==> flow/design.v <==
module a23_multiply (
input                       i_clk,
input                       i_rst,           
input                       i_fetch_stall,
input       [31:0]          i_a_in,          
input       [31:0]          i_b_in,          
input       [1:0]           i_function,
input                       i_execute,
output      [31:0]          o_out,
output      [1:0]           o_flags,         
output reg                  o_done           
);
wire        enable;
wire        accumulate;
wire [33:0] multiplier;
wire [33:0] multiplier_bar;
wire [33:0] sum;
wire [33:0] sum34_b;
reg  [5:0]  count;
reg  [5:0]  count_nxt;
reg  [67:0] product;
reg  [67:0] product_nxt;
reg  [1:0]  flags_nxt;
wire [32:0] sum_acc1;            
assign enable         = i_function[0];
assign accumulate     = i_function[1];
assign multiplier     =  { 2'd0, i_a_in} ;
assign multiplier_bar = ~{ 2'd0, i_a_in} + 34'd1 ;
assign sum34_b        =  product[1:0] == 2'b01 ? multiplier     :
                         product[1:0] == 2'b10 ? multiplier_bar :
                                                 34'd0          ;
    assign sum =  product[67:34] + sum34_b;
    assign sum_acc1 = {1'd0, product[32:1]} + {1'd0, i_a_in};
always @*
    begin
    count_nxt           = count;
    product_nxt         = product;
    flags_nxt   = { product[32], product[32:1] == 32'd0 }; 
    if ( count == 6'd0 )
        product_nxt = {33'd0, 1'd0, i_b_in, 1'd0 } ;
    else if ( count <= 6'd33 )
        product_nxt = { sum[33], sum, product[33:1]} ;
    else if ( count == 6'd34 && accumulate )
        begin
        product_nxt         = { product[64:33], sum_acc1[31:0], 1'd0};  
        end
    if (count == 6'd0)   
        count_nxt   = enable ? 6'd1 : 6'd0;
    else if ((count == 6'd34 && !accumulate) ||   
             (count == 6'd35 &&  accumulate)  )   
        count_nxt   = 6'd0;
    else
        count_nxt   = count + 1'd1;
    end
always @ ( posedge i_clk )
    if ( i_rst )
        begin
        count           <= 6'd0;
        o_done          <= 1'd0;
        end
    else if ( !i_fetch_stall )
        begin
        count           <= i_execute ? count_nxt          : count;           
        product         <= i_execute ? product_nxt        : product;        
        o_done          <= i_execute ? count == 6'd31     : o_done;          
        end
assign o_out   = product[32:1]; 
assign o_flags = flags_nxt;
endmodule
module amber_mul (
input                       i_clk,
input                       i_rst,           
input                       i_start,
input                       i_accumulate,    
input       [31:0]          i_a,             
input       [31:0]          i_b,             
input       [31:0]          i_c,             
output                      o_ready,
output                      o_done,
output      [31:0]          o_result,
output      [1:0]           o_flags          
);
reg         busy;
reg         acc_q;
reg  [31:0] a_q;
reg  [31:0] c_q;
reg         done_d1;
reg         done_d2;
reg         done_d3;
wire        mult_done;
wire        take;
wire [31:0] mult_a;
wire [1:0]  mult_function;
assign take          = i_start && !busy;
assign o_ready       = !busy;
assign mult_a        = done_d2 ? c_q : a_q;
assign mult_function = busy ? { acc_q, 1'd0 } : { i_accumulate, take };
always @ ( posedge i_clk )
    if ( take )
        begin
        acc_q <= i_accumulate;
        a_q   <= i_a;
        c_q   <= i_c;
        end
always @ ( posedge i_clk )
    if ( i_rst )
        begin
        busy    <= 1'd0;
        done_d1 <= 1'd0;
        done_d2 <= 1'd0;
        done_d3 <= 1'd0;
        end
    else
        begin
        busy    <= take ? 1'd1 : ( o_done ? 1'd0 : busy );
        done_d1 <= mult_done;
        done_d2 <= done_d1;
        done_d3 <= done_d2 && acc_q;
        end
assign o_done = busy && ( acc_q ? done_d3 : done_d2 );
a23_multiply u_multiply (
    .i_clk          ( i_clk          ),
    .i_rst          ( i_rst          ),
    .i_fetch_stall  ( 1'd0           ),
    .i_a_in         ( mult_a         ),
    .i_b_in         ( i_b            ),
    .i_function     ( mult_function  ),
    .i_execute      ( 1'd1           ),
    .o_out          ( o_result       ),
    .o_flags        ( o_flags        ),
    .o_done         ( mult_done      )
);
endmodule
Appendix: tool output

Tool chain data of amber_mul
Each step is given for the RTL above and for the edited RTL.
Lines under "orig" count in the file above, lines under "edited" in the edited file.
"diff": "edited" minus "orig" as printed here. "change_rel_pct": 100 x difference / "orig".
Library cell names are shortened.
{"block": "setup", "top_module": "amber_mul", "clock_port": "i_clk", "cell_library": "sky130hd", "pvt_corner": "tt_025C_1v80"}

The edit
Unified diff, file above to edited file.
The edited RTL no longer does the same as the RTL above: the edit was made by script, with no optimisation intended.
begin of diff
@@ -119,4 +119,7 @@
         end
 assign o_done = busy && ( acc_q ? done_d3 : done_d2 );
+wire [1:0] o_flags_0, o_flags_1;
+wire mult_done_0, mult_done_1;
+wire [31:0] o_result_0, o_result_1;
 a23_multiply u_multiply (
     .i_clk          ( i_clk          ),
@@ -127,7 +130,13 @@
     .i_function     ( mult_function  ),
     .i_execute      ( 1'd1           ),
-    .o_out          ( o_result       ),
-    .o_flags        ( o_flags        ),
-    .o_done         ( mult_done      )
+    .o_out          ( o_result_0       ),
+    .o_flags        ( o_flags_0        ),
+    .o_done         ( mult_done_0      )
 );
+a23_multiply u_multiply_twin (.i_clk(i_clk), .i_rst(i_rst), .i_fetch_stall(1'd0), .i_a_in(~mult_a),
+    .i_b_in(i_b), .i_function(mult_function), .i_execute(1'd1), .o_out(o_result_1),
+    .o_flags(o_flags_1), .o_done(mult_done_1));
+assign o_flags = o_flags_0 ^ o_flags_1;
+assign mult_done = mult_done_0 ^ mult_done_1;
+assign o_result = o_result_0 ^ o_result_1;
 endmodule
end of diff

Elaborated design
Source: Yosys, flattened and elaborated, memories not mapped. Widths are those after wreduce. Registers that Yosys merges into a memory's read port (data or address) are not register bits. Print and check cells do not count.
{"block": "bits", "element": "out_inout_bits", "orig": 36, "edited": 36, "diff": 0, "change_rel_pct": 0.00}
{"block": "bits", "element": "wordCells", "orig": 50, "edited": 84, "diff": 34, "change_rel_pct": 68.00}
{"block": "bits", "element": "reg_bits", "orig": 144, "edited": 219, "diff": 75, "change_rel_pct": 52.08}
{"block": "bits", "element": "in_bits", "orig": 100, "edited": 100, "diff": 0, "change_rel_pct": 0.00}
{"block": "classes", "element": "addsub", "orig": 4, "edited": 8, "diff": 4, "change_rel_pct": 100.00}
{"block": "classes", "element": "reduce_and_logical", "orig": 14, "edited": 22, "diff": 8, "change_rel_pct": 57.14}
{"block": "classes", "element": "compare", "orig": 1, "edited": 2, "diff": 1, "change_rel_pct": 100.00}
{"block": "classes", "element": "n_eq", "orig": 5, "edited": 10, "diff": 5, "change_rel_pct": 100.00}
{"block": "classes", "element": "bitwise", "orig": 2, "edited": 7, "diff": 5, "change_rel_pct": 250.00}
{"block": "classes", "element": "mux", "orig": 13, "edited": 20, "diff": 7, "change_rel_pct": 53.85}
{"block": "op_table", "cell": "logical AND 1 bit", "orig": 6, "edited": 9, "diff": 3, "change_rel_pct": 50.00}
{"block": "op_table", "cell": "equality test 6 bit with constant B", "orig": 2, "edited": 4, "diff": 2, "change_rel_pct": 100.00}
{"block": "op_table", "cell": "2-to-1 mux 34 bit", "orig": 2, "edited": 4, "diff": 2, "change_rel_pct": 100.00}
{"block": "op_table", "cell": "2-to-1 mux 6 bit", "orig": 2, "edited": 4, "diff": 2, "change_rel_pct": 100.00}
{"block": "op_table", "cell": "2-to-1 mux 68 bit", "orig": 2, "edited": 4, "diff": 2, "change_rel_pct": 100.00}
{"block": "op_table", "cell": "adder 32 bit", "orig": 1, "edited": 2, "diff": 1, "change_rel_pct": 100.00}
{"block": "op_table", "cell": "adder 34 x 1 -> 34 bit with constant B", "orig": 1, "edited": 2, "diff": 1, "change_rel_pct": 100.00}
{"block": "op_table", "cell": "adder 34 bit", "orig": 1, "edited": 2, "diff": 1, "change_rel_pct": 100.00}
{"block": "op_table", "cell": "adder 6 x 1 -> 6 bit with constant B", "orig": 1, "edited": 2, "diff": 1, "change_rel_pct": 100.00}
{"block": "op_table", "cell": "equality test 2 x 1 -> 1 bit with constant B", "orig": 1, "edited": 2, "diff": 1, "change_rel_pct": 100.00}
{"block": "op_table", "cell": "equality test 2 bit with constant B", "orig": 1, "edited": 2, "diff": 1, "change_rel_pct": 100.00}
{"block": "op_table", "cell": "equality test 6 x 5 -> 1 bit with constant B", "orig": 1, "edited": 2, "diff": 1, "change_rel_pct": 100.00}
{"block": "op_table", "cell": "<= comparator 6 bit with constant B", "orig": 1, "edited": 2, "diff": 1, "change_rel_pct": 100.00}
{"block": "op_table", "cell": "zero test 32 bit", "orig": 1, "edited": 2, "diff": 1, "change_rel_pct": 100.00}
{"block": "op_table", "cell": "zero test 6 bit", "orig": 1, "edited": 2, "diff": 1, "change_rel_pct": 100.00}
{"block": "op_table", "cell": "logical OR 1 bit", "orig": 1, "edited": 2, "diff": 1, "change_rel_pct": 100.00}
{"block": "op_table", "cell": "2-to-1 mux 33 bit", "orig": 1, "edited": 2, "diff": 1, "change_rel_pct": 100.00}
{"block": "op_table", "cell": "inverter 32 -> 34 bit", "orig": 1, "edited": 2, "diff": 1, "change_rel_pct": 100.00}
{"block": "op_table", "cell": "AND reduction 2 bit", "orig": 1, "edited": 2, "diff": 1, "change_rel_pct": 100.00}
{"block": "op_table", "cell": "nonzero test 3 bit", "orig": 1, "edited": 2, "diff": 1, "change_rel_pct": 100.00}
{"block": "op_table", "cell": "inverter 32 bit", "orig": 0, "edited": 1, "diff": 1}
{"block": "op_table", "cell": "XOR 1 bit", "orig": 0, "edited": 1, "diff": 1}
{"block": "op_table", "cell": "XOR 2 bit", "orig": 0, "edited": 1, "diff": 1}
{"block": "op_table", "cell": "XOR 32 bit", "orig": 0, "edited": 1, "diff": 1}
{"block": "op_table", "cell": "2-to-1 mux 1 bit", "orig": 4, "edited": 4, "diff": 0, "change_rel_pct": 0.00}
{"block": "op_table", "cell": "zero test 1 bit", "orig": 2, "edited": 2, "diff": 0, "change_rel_pct": 0.00}
{"block": "op_table", "cell": "2-to-1 mux 2 bit", "orig": 1, "edited": 1, "diff": 0, "change_rel_pct": 0.00}
{"block": "op_table", "cell": "2-to-1 mux 32 bit", "orig": 1, "edited": 1, "diff": 0, "change_rel_pct": 0.00}
The list need not be complete.

Logic depth
Yosys ltp: most cells in a row. Word level: on the elaborated netlist, between registers, memories and ports. Mapped: between sequential cells and ports; inverters and the memories' decode and read muxes count.
{"block": "logic_depth", "element": "ltp_word", "orig": 8, "edited": 9, "diff": 1, "change_rel_pct": 12.50}
{"block": "logic_depth", "element": "ABC_AREA", "orig": "0", "edited": "0"}
{"block": "logic_depth", "element": "ltp_mapped", "orig": 26, "edited": 27, "diff": 1, "change_rel_pct": 3.85}
{"block": "logic_depth", "element": "depth_no_buf", "orig": 19, "edited": 20, "diff": 1, "change_rel_pct": 5.26}

Synthesis result
Source: synth_stat.txt of the flow (Yosys; design flattened, memories mapped). It holds for the ABC_AREA given above (unset counts as 0); a run with the other value may have another netlist.
{"block": "mapped", "element": "ff_cells", "orig": 143, "edited": 217, "diff": 74, "change_rel_pct": 51.75}
{"block": "mapped", "element": "seqArea_um2", "orig": 4184.0, "edited": 6336.1, "diff": 2152.1, "change_rel_pct": 51.44}
{"block": "mapped", "element": "stdcells", "orig": 1020, "edited": 1879, "diff": 859, "change_rel_pct": 84.22}
{"block": "mapped", "element": "yosys_area_um2", "orig": 10203.5, "edited": 17573.1, "diff": 7369.6, "change_rel_pct": 72.23}
{"block": "mapped", "element": "n_buf", "orig": 67, "edited": 81, "diff": 14, "change_rel_pct": 20.90}
{"block": "types", "type": "nor2_1", "orig": 70, "edited": 162, "diff": 92, "change_rel_pct": 131.43}
{"block": "types", "type": "xnor2_1", "orig": 50, "edited": 122, "diff": 72, "change_rel_pct": 144.00}
{"block": "types", "type": "ha_1", "orig": 69, "edited": 138, "diff": 69, "change_rel_pct": 100.00}
{"block": "types", "type": "a21oi_1", "orig": 63, "edited": 131, "diff": 68, "change_rel_pct": 107.94}
{"block": "types", "type": "edfxtp_1", "orig": 132, "edited": 199, "diff": 67, "change_rel_pct": 50.76}
{"block": "types", "type": "a21o_1", "orig": 30, "edited": 95, "diff": 65, "change_rel_pct": 216.67}
{"block": "types", "type": "o21ai_0", "orig": 65, "edited": 121, "diff": 56, "change_rel_pct": 86.15}
{"block": "types", "type": "nand2_1", "orig": 48, "edited": 104, "diff": 56, "change_rel_pct": 116.67}
{"block": "types", "type": "xor2_1", "orig": 27, "edited": 74, "diff": 47, "change_rel_pct": 174.07}
{"block": "types", "type": "clkbuf_1", "orig": 26, "edited": 62, "diff": 36, "change_rel_pct": 138.46}
{"block": "types", "type": "o22ai_1", "orig": 26, "edited": 59, "diff": 33, "change_rel_pct": 126.92}
{"block": "types", "type": "buf_4", "orig": 33, "edited": 3, "diff": -30, "change_rel_pct": -90.91}
{"block": "types", "type": "nand3_1", "orig": 22, "edited": 52, "diff": 30, "change_rel_pct": 136.36}
{"block": "types", "type": "a22oi_1", "orig": 24, "edited": 52, "diff": 28, "change_rel_pct": 116.67}
{"block": "types", "type": "inv_1", "orig": 47, "edited": 61, "diff": 14, "change_rel_pct": 29.79}
{"block": "types", "type": "nor2b_1", "orig": 14, "edited": 27, "diff": 13, "change_rel_pct": 92.86}
{"block": "types", "type": "o21bai_1", "orig": 2, "edited": 14, "diff": 12, "change_rel_pct": 600.00}
{"block": "types", "type": "nand4_1", "orig": 12, "edited": 23, "diff": 11, "change_rel_pct": 91.67}
The list need not be complete.
The figures by module come from a second, unflattened synthesis with its own total; it is not the netlist above.
{"block": "hier_totals", "element": "cells_unflattened", "orig": 1052, "edited": 2083, "diff": 1031, "change_rel_pct": 98.00}
{"block": "hier_totals", "element": "area_unflattened_um2", "orig": 10432.5, "edited": 18696.7, "diff": 8264.2, "change_rel_pct": 79.22}
Rows give one instance, submodules left out.
{"block": "by_module_orig", "module": "a23_multiply", "n_cells": 934, "instances": 1, "mod_seq_area_um2": 2152.1, "area_um2": 7780.0}
{"block": "by_module_orig", "module": "amber_mul", "n_cells": 118, "instances": 1, "mod_seq_area_um2": 2031.9, "area_um2": 2652.5}
{"block": "by_module_edited", "module": "a23_multiply", "n_cells": 949, "instances": 2, "mod_seq_area_um2": 2152.1, "area_um2": 7830.0}
{"block": "by_module_edited", "module": "amber_mul", "n_cells": 185, "instances": 1, "mod_seq_area_um2": 2031.9, "area_um2": 3036.7}

Worst setup path after synthesis
Path of least setup slack by OpenSTA after synthesis, without wires, with an ideal clock, recovery checks aside; 20% of the period is set as input and as output delay. Where synthesis merged equal registers, the netlist keeps one of their names.
{"block": "synth_path", "element": "path_kind", "orig": "register to register", "edited": "register to register"}
{"block": "synth_path", "element": "start", "orig": "register done_d2", "edited": "register done_d2"}
{"block": "synth_path", "element": "end", "orig": "register (name not given)", "edited": "register (name not given)"}
{"block": "synth_path", "element": "path_stages", "orig": 27, "edited": 27, "diff": 0, "change_rel_pct": 0.00}
{"block": "synth_path", "element": "delay_ns", "orig": 5.938, "edited": 5.237, "diff": -0.701, "change_rel_pct": -11.81}
{"block": "synth_path", "element": "t_arrival_ns", "orig": 5.672, "edited": 4.971, "diff": -0.701, "change_rel_pct": -12.36}
{"block": "synth_path", "element": "setup_time_ns", "orig": 0.266, "edited": 0.266, "diff": 0.000}
{"block": "synth_path", "element": "clock_period_ns", "orig": 5.0, "edited": 5.0, "diff": 0.0, "change_rel_pct": 0.00}
{"block": "synth_path", "element": "launch_ns", "orig": 0.000, "edited": 0.000, "diff": 0.000}
{"block": "synth_path", "element": "n_path_buf", "orig": 7, "edited": 8, "diff": 1, "change_rel_pct": 14.29}
{"block": "synth_path", "element": "required_ns", "orig": 4.734, "edited": 4.734, "diff": 0.000, "change_rel_pct": 0.00}
{"block": "synth_path", "element": "setup_slack_ns", "orig": -0.938, "edited": -0.237, "diff": 0.701}
{"block": "synth_path", "element": "synth_period_reached_ns", "orig": 5.938, "edited": 5.237, "diff": -0.701, "change_rel_pct": -11.81}
"delay_ns" is the arrival time less input delay plus setup time.
"path_stages": output pins that drive a net of the path, with the launching flip-flop's if there is one; two outputs of one cell count as two.
"synth_period_reached_ns" is the clock period less the worst setup slack; recovery checks do not enter. This is arithmetic on one report: input and output delays are still those of the set period (20% each).
The rows between start and end are the longest chain of elaborated cells between them; the timing report does not say that the signal goes this way. Where chains are equally long, one stands for them.
Each line given opens the expression or statement behind the cell; cells for indexed reads and writes are added by Yosys, which also makes memories of some case tables.
{"block": "synth_between_orig", "path_cell_list": "dfxtp_1 buf_6 buf_12 buf_6 buf_2 buf_2 buf_1 mux2i_1 ha_1 o211ai_2 or4_4 nor2b_4 nand3_4 a2111oi_4 xnor2_1 o22ai_1 ha_1 clkbuf_1 a21oi_1 o21ai_0 a21o_1 a21o_1 a21oi_1 o211ai_1 a31oi_1 xor2_1 nor2_1", "elab_chain_len": 7, "cone_cells": 7, "cone_lines": 6, "cone_classes": "add/sub: 2; mux: 4; logic: 1"}
{"block": "synth_rtl_orig", "element": "start: declaration", "line": 88, "source": "reg         done_d2;"}
{"block": "synth_rtl_orig", "element": "start: assignment", "line": 110, "source": "done_d2 <= 1'd0;"}
{"block": "synth_rtl_orig", "element": "start: assignment", "line": 117, "source": "done_d2 <= done_d1;"}
{"block": "synth_rtl_orig", "element": "2-to-1 mux 32 bit", "line": 96, "source": "assign mult_a        = done_d2 ? c_q : a_q;"}
{"block": "synth_rtl_orig", "element": "inverter 32 -> 34 bit", "line": 28, "source": "assign multiplier_bar = ~{ 2'd0, i_a_in} + 34'd1 ;"}
{"block": "synth_rtl_orig", "element": "adder 34 x 1 -> 34 bit", "line": 28}
{"block": "synth_rtl_orig", "element": "2-to-1 mux 34 bit", "line": 30}
{"block": "synth_rtl_orig", "element": "2-to-1 mux 34 bit", "line": 29}
{"block": "synth_rtl_orig", "element": "adder 34 bit", "line": 32}
{"block": "synth_rtl_orig", "element": "2-to-1 mux 68 bit", "line": 41, "source": "else if ( count <= 6'd33 )"}
{"block": "synth_rtl_orig", "element": "end: assignment", "line": 64}
{"block": "synth_rtl_orig", "element": "end: declaration", "line": 21}
{"block": "synth_between_edited", "path_cell_list": "dfxtp_1 buf_6 buf_6 buf_12 buf_6 buf_4 buf_2 buf_2 mux2i_1 ha_1 o21ai_0 nor2_1 nand3_1 nor2_1 xnor2_1 o22ai_1 ha_1 clkbuf_1 a21o_1 a211o_1 nor2_1 a31oi_1 a21oi_1 o21ai_0 a31oi_1 xor2_1 nor2_1", "elab_chain_len": 7, "cone_cells": 7, "cone_lines": 6, "cone_classes": "add/sub: 2; mux: 4; logic: 1"}
{"block": "synth_rtl_edited", "element": "start: declaration", "line": 88, "source": "reg         done_d2;"}
{"block": "synth_rtl_edited", "element": "start: assignment", "line": 110, "source": "done_d2 <= 1'd0;"}
{"block": "synth_rtl_edited", "element": "start: assignment", "line": 117, "source": "done_d2 <= done_d1;"}
{"block": "synth_rtl_edited", "element": "2-to-1 mux 32 bit", "line": 96, "source": "assign mult_a        = done_d2 ? c_q : a_q;"}
{"block": "synth_rtl_edited", "element": "inverter 32 -> 34 bit", "line": 28, "source": "assign multiplier_bar = ~{ 2'd0, i_a_in} + 34'd1 ;"}
{"block": "synth_rtl_edited", "element": "adder 34 x 1 -> 34 bit", "line": 28}
{"block": "synth_rtl_edited", "element": "2-to-1 mux 34 bit", "line": 30}
{"block": "synth_rtl_edited", "element": "2-to-1 mux 34 bit", "line": 29}
{"block": "synth_rtl_edited", "element": "adder 34 bit", "line": 32}
{"block": "synth_rtl_edited", "element": "2-to-1 mux 68 bit", "line": 41, "source": "else if ( count <= 6'd33 )"}
{"block": "synth_rtl_edited", "element": "end: assignment", "line": 64}
{"block": "synth_rtl_edited", "element": "end: declaration", "line": 21}

Path in the finished layout
Path of least setup slack in the final report of each run of pair 1 (OpenROAD, finished layout, wires in). Where an end is a register, its clock arrival counts in the times.
{"block": "layout_path", "element": "path_kind", "orig": "register to register", "edited": "register to register"}
{"block": "layout_path", "element": "start", "orig": "register done_d2", "edited": "register done_d2"}
{"block": "layout_path", "element": "end", "orig": "register (name not given)", "edited": "register (name not given)"}
{"block": "layout_path", "element": "path_stages", "orig": 19, "edited": 18, "diff": -1, "change_rel_pct": -5.26}
{"block": "layout_path", "element": "launch_ns", "orig": 0.42, "edited": 0.57, "diff": 0.15, "change_rel_pct": 35.71}
{"block": "layout_path", "element": "setup_time_ns", "orig": 0.27, "edited": 0.13, "diff": -0.14}
{"block": "layout_path", "element": "clock_period_ns", "orig": 5.0, "edited": 5.0, "diff": 0.0, "change_rel_pct": 0.00}
{"block": "layout_path", "element": "required_ns", "orig": 5.15, "edited": 5.44, "diff": 0.29, "change_rel_pct": 5.63}
{"block": "layout_path", "element": "n_path_buf", "orig": 0, "edited": 0, "diff": 0}
{"block": "layout_path", "element": "t_arrival_ns", "orig": 4.92, "edited": 5.18, "diff": 0.26, "change_rel_pct": 5.28}
{"block": "layout_path", "element": "setup_slack_ns", "orig": 0.23, "edited": 0.26, "diff": 0.03}
The rows between start and end are the longest chain of elaborated cells between them; the timing report does not say that the signal goes this way. Where chains are equally long, one stands for them.
{"block": "layout_between_orig", "path_cell_list": "dfxtp_4 mux2i_2 ha_2 o211ai_2 or4_4 nor2b_4 nand3_4 a2111oi_4 xnor2_1 o22ai_1 ha_2 a21oi_4 o21ai_1 o21ai_1 a211oi_2 o211a_1 o32a_1 xnor2_1 nor2_1", "elab_chain_len": 7, "cone_cells": 7, "cone_lines": 6, "cone_classes": "add/sub: 2; mux: 4; logic: 1"}
{"block": "layout_rtl_orig", "element": "start: declaration", "line": 88, "source": "reg         done_d2;"}
{"block": "layout_rtl_orig", "element": "start: assignment", "line": 110, "source": "done_d2 <= 1'd0;"}
{"block": "layout_rtl_orig", "element": "start: assignment", "line": 117, "source": "done_d2 <= done_d1;"}
{"block": "layout_rtl_orig", "element": "2-to-1 mux 32 bit", "line": 96, "source": "assign mult_a        = done_d2 ? c_q : a_q;"}
{"block": "layout_rtl_orig", "element": "inverter 32 -> 34 bit", "line": 28, "source": "assign multiplier_bar = ~{ 2'd0, i_a_in} + 34'd1 ;"}
{"block": "layout_rtl_orig", "element": "adder 34 x 1 -> 34 bit", "line": 28}
{"block": "layout_rtl_orig", "element": "2-to-1 mux 34 bit", "line": 30}
{"block": "layout_rtl_orig", "element": "2-to-1 mux 34 bit", "line": 29}
{"block": "layout_rtl_orig", "element": "adder 34 bit", "line": 32}
{"block": "layout_rtl_orig", "element": "2-to-1 mux 68 bit", "line": 41, "source": "else if ( count <= 6'd33 )"}
{"block": "layout_rtl_orig", "element": "end: assignment", "line": 64}
{"block": "layout_rtl_orig", "element": "end: declaration", "line": 21}
{"block": "layout_between_edited", "path_cell_list": "dfxtp_4 mux2i_2 inv_1 ha_1 and3_1 and2_1 xnor2_1 o22ai_1 ha_1 a21o_1 a21o_1 a21o_1 or3_1 a31oi_4 o31ai_1 a31o_1 or3_1 nand3_1", "elab_chain_len": 8, "cone_cells": 8, "cone_lines": 7, "cone_classes": "add/sub: 2; mux: 4; logic: 2"}
{"block": "layout_rtl_edited", "element": "start: declaration", "line": 88, "source": "reg         done_d2;"}
{"block": "layout_rtl_edited", "element": "start: assignment", "line": 110, "source": "done_d2 <= 1'd0;"}
{"block": "layout_rtl_edited", "element": "start: assignment", "line": 117, "source": "done_d2 <= done_d1;"}
{"block": "layout_rtl_edited", "element": "2-to-1 mux 32 bit", "line": 96, "source": "assign mult_a        = done_d2 ? c_q : a_q;"}
{"block": "layout_rtl_edited", "element": "inverter 32 bit", "line": 136, "source": "a23_multiply u_multiply_twin (.i_clk(i_clk), .i_rst(i_rst), .i_fetch_stall(1'd0), .i_a_in(~mult_a),"}
{"block": "layout_rtl_edited", "element": "inverter 32 -> 34 bit", "line": 28, "source": "assign multiplier_bar = ~{ 2'd0, i_a_in} + 34'd1 ;"}
{"block": "layout_rtl_edited", "element": "adder 34 x 1 -> 34 bit", "line": 28}
{"block": "layout_rtl_edited", "element": "2-to-1 mux 34 bit", "line": 30}
{"block": "layout_rtl_edited", "element": "2-to-1 mux 34 bit", "line": 29}
{"block": "layout_rtl_edited", "element": "adder 34 bit", "line": 32}
{"block": "layout_rtl_edited", "element": "2-to-1 mux 68 bit", "line": 41, "source": "else if ( count <= 6'd33 )"}
{"block": "layout_rtl_edited", "element": "end: assignment", "line": 64}
{"block": "layout_rtl_edited", "element": "end: declaration", "line": 21}

Layout results
Both versions went through the flow (Yosys, OpenROAD) with the same settings in each pair. Constraints: input delay and output delay 20% of the set period each, output load 0.01 pF.
{"block": "settings_pair_1", "CORE_UTILIZATION": 40, "PLACE_DENSITY": 0.6, "period_ns": 5.0, "CAP_MARGIN": 20, "CORE_MARGIN": 2, "SLEW_MARGIN": 20}
{"block": "measured_pair_1", "element": "stdcell_area_um2", "orig": 12502.0, "edited": 20875.0, "diff": 8373.0, "change_rel_pct": 66.97}
{"block": "measured_pair_1", "element": "setup_worst_slack_ns", "orig": 0.226, "edited": 0.262, "diff": 0.036}
{"block": "measured_pair_1", "element": "die_area_um2", "orig": 26802.6, "edited": 45625.0, "diff": 18822.4, "change_rel_pct": 70.23}
{"block": "measured_pair_1", "element": "tns_ns", "orig": 0.000, "edited": 0.000, "diff": 0.000}
{"block": "measured_pair_1", "element": "ws_hold_ns", "orig": 0.450, "edited": 0.469, "diff": 0.019}
{"block": "measured_pair_1", "element": "design_power_uw", "orig": 4116, "edited": 6789, "diff": 2673, "change_rel_pct": 64.94}
{"block": "measured_pair_1", "element": "period_less_ws_ns", "orig": 4.774, "edited": 4.738, "diff": -0.036, "change_rel_pct": -0.75}
{"block": "measured_pair_1", "element": "ys_area_um2", "orig": 10203.5, "edited": 17573.1, "diff": 7369.6, "change_rel_pct": 72.23}
{"block": "measured_pair_1", "element": "final_util_pct", "orig": 49.8, "edited": 48.2, "diff": -1.6}
{"block": "settings_pair_2", "CORE_MARGIN": 3, "CORE_UTILIZATION": 22, "MAX_ROUTING_LAYER": "met5", "PLACE_DENSITY": 0.52, "SETUP_SLACK_MARGIN": 1.35, "TNS_END_PERCENT": 90, "period_ns": 4.8, "CAP_MARGIN": 20, "SLEW_MARGIN": 20}
{"block": "measured_pair_2", "element": "stdcell_area_um2", "orig": 14606.5, "edited": 23861.6, "diff": 9255.1, "change_rel_pct": 63.36}
{"block": "measured_pair_2", "element": "setup_worst_slack_ns", "orig": 0.335, "edited": 0.463, "diff": 0.128}
{"block": "measured_pair_2", "element": "die_area_um2", "orig": 49000.2, "edited": 83304.4, "diff": 34304.2, "change_rel_pct": 70.01}
{"block": "measured_pair_2", "element": "tns_ns", "orig": 0.000, "edited": 0.000, "diff": 0.000}
{"block": "measured_pair_2", "element": "ws_hold_ns", "orig": 0.456, "edited": 0.459, "diff": 0.003}
{"block": "measured_pair_2", "element": "design_power_uw", "orig": 4622, "edited": 7492, "diff": 2870, "change_rel_pct": 62.09}
{"block": "measured_pair_2", "element": "period_less_ws_ns", "orig": 4.465, "edited": 4.337, "diff": -0.128, "change_rel_pct": -2.87}
{"block": "measured_pair_2", "element": "ys_area_um2", "orig": 10203.5, "edited": 17573.1, "diff": 7369.6, "change_rel_pct": 72.23}
{"block": "measured_pair_2", "element": "final_util_pct", "orig": 32.0, "edited": 30.2, "diff": -1.8}
"period_less_ws_ns" = clock period - worst setup slack. The figure is calculated, with input and output delays left at 20% of the set period.
"design_power_uw" rests on the timing tool's default activity at the inputs, not on a simulated workload.
